==> flow/design.v <==
`timescale 1ns/1ps
module processor(a,b,instruction,clk,rst,y);
    input [31:0] a,b;
    input [31:0] instruction;
    input clk, rst;
    wire [31:0] rs1, rs2;
    output [31:0] y;
    wire [31:0] rd;
    wire [4:0] rs1_address, rs2_address, rd_address;
    wire [6:0] opcode, p;
    wire [2:0] func;
    wire [3:0] cs;
    instruction_decoder id(instruction,opcode,clk,p,func,rs1_address,rs2_address,rd_address);
    register_bank rg(a,b,rs1_address,rs2_address,rd_address,rd,rs1,rs2,rst,clk);
    controller cn(p,func,cs);
    alu ar(rs1,rs2,cs,rd,y);
endmodule
`timescale 1ns/1ps
module instruction_decoder(instruction,opcode,clk,p,func,rs1_address,rs2_address,rd_address);
    input [31:0] instruction;
    input clk;
    output reg [6:0] opcode, p;
    output reg [2:0] func;
    output reg [4:0] rs1_address, rs2_address, rd_address;
    always@(instruction) begin
        opcode = instruction[6:0];
        p = instruction[31:25];
        func = instruction[14:12];
        rs1_address = instruction[19:15];
        rs2_address = instruction[24:20];
        rd_address = instruction[11:7];
    end
endmodule
`timescale 1ns/1ps
module register_bank (a,b,rs1_address,rs2_address,rd_address,rd,rs1,rs2,rst,clk);
    input [31:0] a,b,rd;
    input [4:0] rs1_address,rs2_address,rd_address;
    input rst,clk;
    output reg [31:0] rs1,rs2;
    always@(posedge clk) begin
        if(rst==0) begin
            rs1 <= (rs1_address==rs2_address) ? b : a;
            rs2 <= b;
        end
    end
endmodule
`timescale 1ns/1ps
module controller(p,func,cs);
    input [2:0] func;
    input [6:0] p;
    output reg [3:0] cs;
    always@(func,p) begin
        cs = {p[5],func};
    end
endmodule
`timescale 1ns/1ps
module alu(rs1,rs2,cs,rd,y);
    input [3:0] cs;
    output reg [31:0] y;
    input [31:0] rs1, rs2;
    output reg [31:0] rd;
    wire signed [31:0] sA = rs1;
    wire signed [31:0] sB = rs2;
    parameter
      ADD = 4'b0000,
      SUB = 4'b1000,
      SLL = 4'b0001,
      SLT = 4'b0010,
      SLTU = 4'b0011,
      XOR = 4'b0100,
      SRL = 4'b0101,
      SRA = 4'b1101,
      OR = 4'b0110,
      AND = 4'b0111;
    always@(cs,rs1,rs2) begin
    case(cs)
        ADD: begin
            rd = rs1+rs2;
            y=rd;
        end
        SUB: begin
            rd = rs1-rs2;
            y=rd;
        end
        SLL:begin
            rd = rs1 << rs2[4:0];
            y=rd;
        end
        SLT: begin
            rd = {31'd0,(sA < sB)};
            y=rd;
        end
        SLTU: begin
            rd = {31'd0,(rs1 < rs2)};
            y=rd;
        end
        XOR: begin
            rd = rs1 ^ rs2;
            y=rd;
        end
        SRL: begin
            rd = rs1 >> rs2[4:0];
            y=rd;
        end
        SRA: begin
            rd = sA >>> rs2[4:0];
            y=rd;
        end
        OR: begin
            rd = rs1 | rs2;
            y=rd;
        end
        AND: begin
            rd = rs1 & rs2;
            y=rd;
        end
        default: begin
            rd = 0; y=rd;
        end
    endcase
    end
endmodule
### Step by step through the tools: processor

What the tools print for processor, step after step.
Line numbers count from 1 in the design file above.
Operators carry their Yosys type and port widths (W data, S select, Z words).
Library cell names are shortened.
A cell with - has no value.

* top module: processor
* clock: clk
* library: sky130hd
* corner: tt_025C_1v80

### Word level

Source: Yosys, flattened and elaborated, memories not mapped. Widths are those after wreduce; folded enables and synchronous resets count as part of the registers. Registers that Yosys merges into a memory's read port (data or address) are not register bits. Print and check cells do not count.

* output and inout port bits: 32
* flip-flop bits (word level): 64
* word-level cells: 25

* mux-type cells: 2
* bitwise logic cells: 3
* magnitude comparators: 2
* reductions and logical operators: 1
* $add $sub $neg: 2
* equality and inequality tests: 10
* shifts and indexed selects: 3

Operator list (count)
* $pmux W32 S10: 1
* $lt A32 B32 Y1: 2
* $add A32 B32 Y32: 1
* $sub A32 B32 Y32: 1
* $and A32 B32 Y32: 1
* $or A32 B32 Y32: 1
* $xor A32 B32 Y32: 1
* $shl A32 B5 Y32: 1
* $shr A32 B5 Y32: 1
* $sshr A32 B5 Y32: 1
* $mux W32: 1
* $eq A4 B3 Y1 const B: 4
* $eq A4 B2 Y1 const B: 2
* $eq A4 B4 Y1 const B: 2
* $eq A5 B5 Y1: 1
* $eq A4 B1 Y1 const B: 1
* $logic_not A4 Y1: 1

### Depth

Yosys ltp: most cells in a row. Word level: on the elaborated netlist, between registers, memories and ports. Mapped: between sequential cells and ports; inverters and the memories' decode and read muxes count.

* depth in word-level cells: 2
* ABC_AREA: 0
* mapped depth: 14
* gate-level depth less buffers: 12

### Netlist

Source: synth_stat.txt of the flow (Yosys; design flattened, memories mapped). It holds for the ABC_AREA given above (unset counts as 0); a run with the other value may have another netlist.

Cells by type (count)
* edfxtp_1: 64
* ha_1: 98
* mux4_2: 39
* a21oi_1: 145
* nor2_1: 189
* mux2_2: 45
* o21ai_0: 86
* mux2i_1: 37
* inv_1: 91
* nand2_1: 85
* a211oi_1: 34
* clkbuf_1: 57
* nor3_1: 41
* o221ai_1: 16
* o31ai_1: 18
* o211ai_1: 16
* a211o_1: 13
* buf_2: 22

Not listed: further types 70, cells in them 296.

* cell count: 1392
* buffer cells: 98
* flip-flop cells: 64
* synthesis area: 11000.6 um^2

The figures by module come from a second, unflattened synthesis with its own total; it is not the netlist above.

* cell total of the unflattened synthesis: 1453
* area total of the unflattened synthesis: 11629.9 um^2

Rows give one instance, submodules left out.

Modules
* alu: cells 1310, area 8974.9 um^2, instances 1
* register_bank: cells 107, area 2384.8 um^2, instances 1
* instruction_decoder: cells 32, area 240.2 um^2, instances 1
* controller: cells 4, area 30.0 um^2, instances 1
* processor: cells 0, area 0.0 um^2, instances 1

### Worst setup path after synthesis

OpenSTA on the mapped netlist: ideal clock, no wires. The path of least setup slack (recovery checks aside). Input and output delay are each 20% of the period. Register names are those of the netlist, which keeps one name where synthesis merged equal registers.

* kind: register -> output
* from: reg rg.rs2[2]
* to: out y[28]
* slack: 1.833 ns
* data required time: 5.600 ns
* time at the first pin: 0.000 ns
* driving pins on the path: 15
* clock period: 7.0 ns
* data arrival time: 3.767 ns
* delay of the path: 3.767 ns
* period reached after synthesis: 5.167 ns

"delay of the path" = arrival - input delay + setup time.
At an output port there is no setup time.
"driving pins on the path": output pins that drive a net of the path, with the launching flip-flop's if there is one; two outputs of one cell count as two.
"period reached after synthesis" = period - worst setup slack (recovery checks aside). The figure is calculated, with input and output delays left at 20% of the set period.
Between the ends stands the longest chain of elaborated cells between them, by number of cells; it is not shown to be the way that was timed. Of several equally long chains one is given.
Each line given opens the expression or statement behind the cell; cells for indexed reads and writes are added by Yosys, which also makes memories of some case tables.

* cell sequence: edfxtp_1 -> clkinv_1 -> buf_1 -> clkbuf_1 -> buf_2 -> ha_1 -> nor2b_1 -> o2111a_1 -> o31ai_1 -> o31a_1 -> o31ai_2 -> nor3_1 -> o31a_1 -> a211o_1 -> a211o_1
* length of the longest elaborated chain: 2

Ends and longest elaborated chain, post-synthesis
* from (decl): line 39 `output reg [31:0] rs1,rs2;`
* from (assign): line 43 `rs2 <= b;`
* $sub A32 B32 Y32: line 82 `rd = rs1-rs2;`
* $pmux W32 S10: line 76 `case(cs)`
* to (decl): line 7 `output [31:0] y;`

### Worst path after layout

From the final timing report of run 2: the path of least setup slack in the routed layout; clock arrival at registers is part of the times.

* kind: input -> output
* from: in instruction[12]
* to: out y[30]
* slack: 2.55 ns
* external input delay: 2.22 ns
* time at the first pin: 2.22 ns
* data arrival time: 6.33 ns
* clock period: 11.1 ns
* data required time: 8.88 ns
* driving pins on the path: 12

Between the ends stands the longest chain of elaborated cells between them, by number of cells; it is not shown to be the way that was timed. Of several equally long chains one is given.

* cell sequence: clkdlybuf4s50_1 -> buf_4 -> nor2b_1 -> and2_1 -> nand2_1 -> or3_1 -> a41o_1 -> nand3_1 -> a211o_1 -> nand2_1 -> o21ai_1 -> clkdlybuf4s50_1
* length of the longest elaborated chain: 2

Ends and longest elaborated chain, after layout
* from (decl): line 4 `input [31:0] instruction;`
* $eq A4 B3 Y1: line 76 `case(cs)`
* $pmux W32 S10: line 76
* to (decl): line 7 `output [31:0] y;`

--- measured runs ---
Measured data: module processor, platform sky130hd, 3 stored runs of the flow under differing settings, order arbitrary. Input and output delays are each 20% of the period that was set; the output load is 0.01 pF.
"clock period reached" is the run's clock period less its worst setup slack. It is reckoned from that one timing run; input and output delays stay at 20% of the period that was set.

### Run 1

==> flow/run.sh <==
#!/bin/bash
# the make line also repeats the synthesis and layout settings of config.mk as NAME=value (left out here)
make -C /OpenROAD-flow-scripts/flow DESIGN_CONFIG=/design/flow/config.mk WORK_HOME=/design/flow/orfs CLKGATE_MAP_FILE= finish
==> flow/config.mk <==
export PLATFORM = sky130hd
export DESIGN_NAME = processor
export DESIGN_NICKNAME = processor
export VERILOG_FILES = /design/flow/design.v
export SDC_FILE = /design/flow/constraint.sdc
export NUM_CORES = 4
export LEC_CHECK = 0
export ABC_AREA = 0
export CAP_MARGIN = 20
export CELL_PAD_IN_SITES_GLOBAL_PLACEMENT = 0
export CORE_MARGIN = 2
export CORE_UTILIZATION = 71
export CTS_CLUSTER_SIZE = 11
export MAX_ROUTING_LAYER = met4
export MIN_ROUTING_LAYER = met1
export PLACE_DENSITY = 0.72
export SETUP_SLACK_MARGIN = 0.89
export SLEW_MARGIN = 20
export TNS_END_PERCENT = 50
==> flow/constraint.sdc <==
create_clock -name core_clock -period 3.79 [get_ports {clk}]
set_input_delay 0.7580 -clock core_clock [delete_from_list [all_inputs] [get_ports {clk}]]
set_output_delay 0.7580 -clock core_clock [all_outputs]
set_load 0.01 [all_outputs]

Outcome of run 1: not finished: placement ended with error DPL-0033

### Run 2

==> flow/run.sh <==
#!/bin/bash
# the make line also repeats the synthesis and layout settings of config.mk as NAME=value (left out here)
make -C /OpenROAD-flow-scripts/flow DESIGN_CONFIG=/design/flow/config.mk WORK_HOME=/design/flow/orfs CLKGATE_MAP_FILE= finish
==> flow/config.mk <==
export PLATFORM = sky130hd
export DESIGN_NAME = processor
export DESIGN_NICKNAME = processor
export VERILOG_FILES = /design/flow/design.v
export SDC_FILE = /design/flow/constraint.sdc
export NUM_CORES = 4
export LEC_CHECK = 0
export CAP_MARGIN = 20
export CELL_PAD_IN_SITES_DETAIL_PLACEMENT = 1
export CORE_ASPECT_RATIO = 0.67
export CORE_MARGIN = 3
export CORE_UTILIZATION = 40
export GPL_ROUTABILITY_DRIVEN = 0
export PLACE_DENSITY_LB_ADDON = 0.09
export SLEW_MARGIN = 10
export TNS_END_PERCENT = 60
==> flow/constraint.sdc <==
create_clock -name core_clock -period 11.1 [get_ports {clk}]
set_input_delay 2.2200 -clock core_clock [delete_from_list [all_inputs] [get_ports {clk}]]
set_output_delay 2.2200 -clock core_clock [all_outputs]
set_load 0.01 [all_outputs]

Results of run 2:
- Mapped cell area after synthesis: 11000.6 um^2
- Die outline area: 29567.0 um^2
- Post-layout utilization: 0.466
- Setup slack of the critical path: 2.554 ns
- Clock period reached: 8.546 ns

### Run 3

==> flow/run.sh <==
#!/bin/bash
# the make line also repeats the synthesis and layout settings of config.mk as NAME=value (left out here)
make -C /OpenROAD-flow-scripts/flow DESIGN_CONFIG=/design/flow/config.mk WORK_HOME=/design/flow/orfs CLKGATE_MAP_FILE= finish
==> flow/config.mk <==
export PLATFORM = sky130hd
export DESIGN_NAME = processor
export DESIGN_NICKNAME = processor
export VERILOG_FILES = /design/flow/design.v
export SDC_FILE = /design/flow/constraint.sdc
export NUM_CORES = 4
export LEC_CHECK = 0
export CAP_MARGIN = 20
export CELL_PAD_IN_SITES_DETAIL_PLACEMENT = 1
export CORE_MARGIN = 2
export CORE_UTILIZATION = 40
export SLEW_MARGIN = 20
export TNS_END_PERCENT = 50
==> flow/constraint.sdc <==
create_clock -name core_clock -period 7.0 [get_ports {clk}]
set_input_delay 1.4000 -clock core_clock [delete_from_list [all_inputs] [get_ports {clk}]]
set_output_delay 1.4000 -clock core_clock [all_outputs]
set_load 0.01 [all_outputs]

Results of run 3:
- Mapped cell area after synthesis: 11000.6 um^2
- Die outline area: 28843.9 um^2
- Post-layout utilization: 0.473
- Setup slack of the critical path: 0.716 ns
- Clock period reached: 6.284 ns
--- end ---
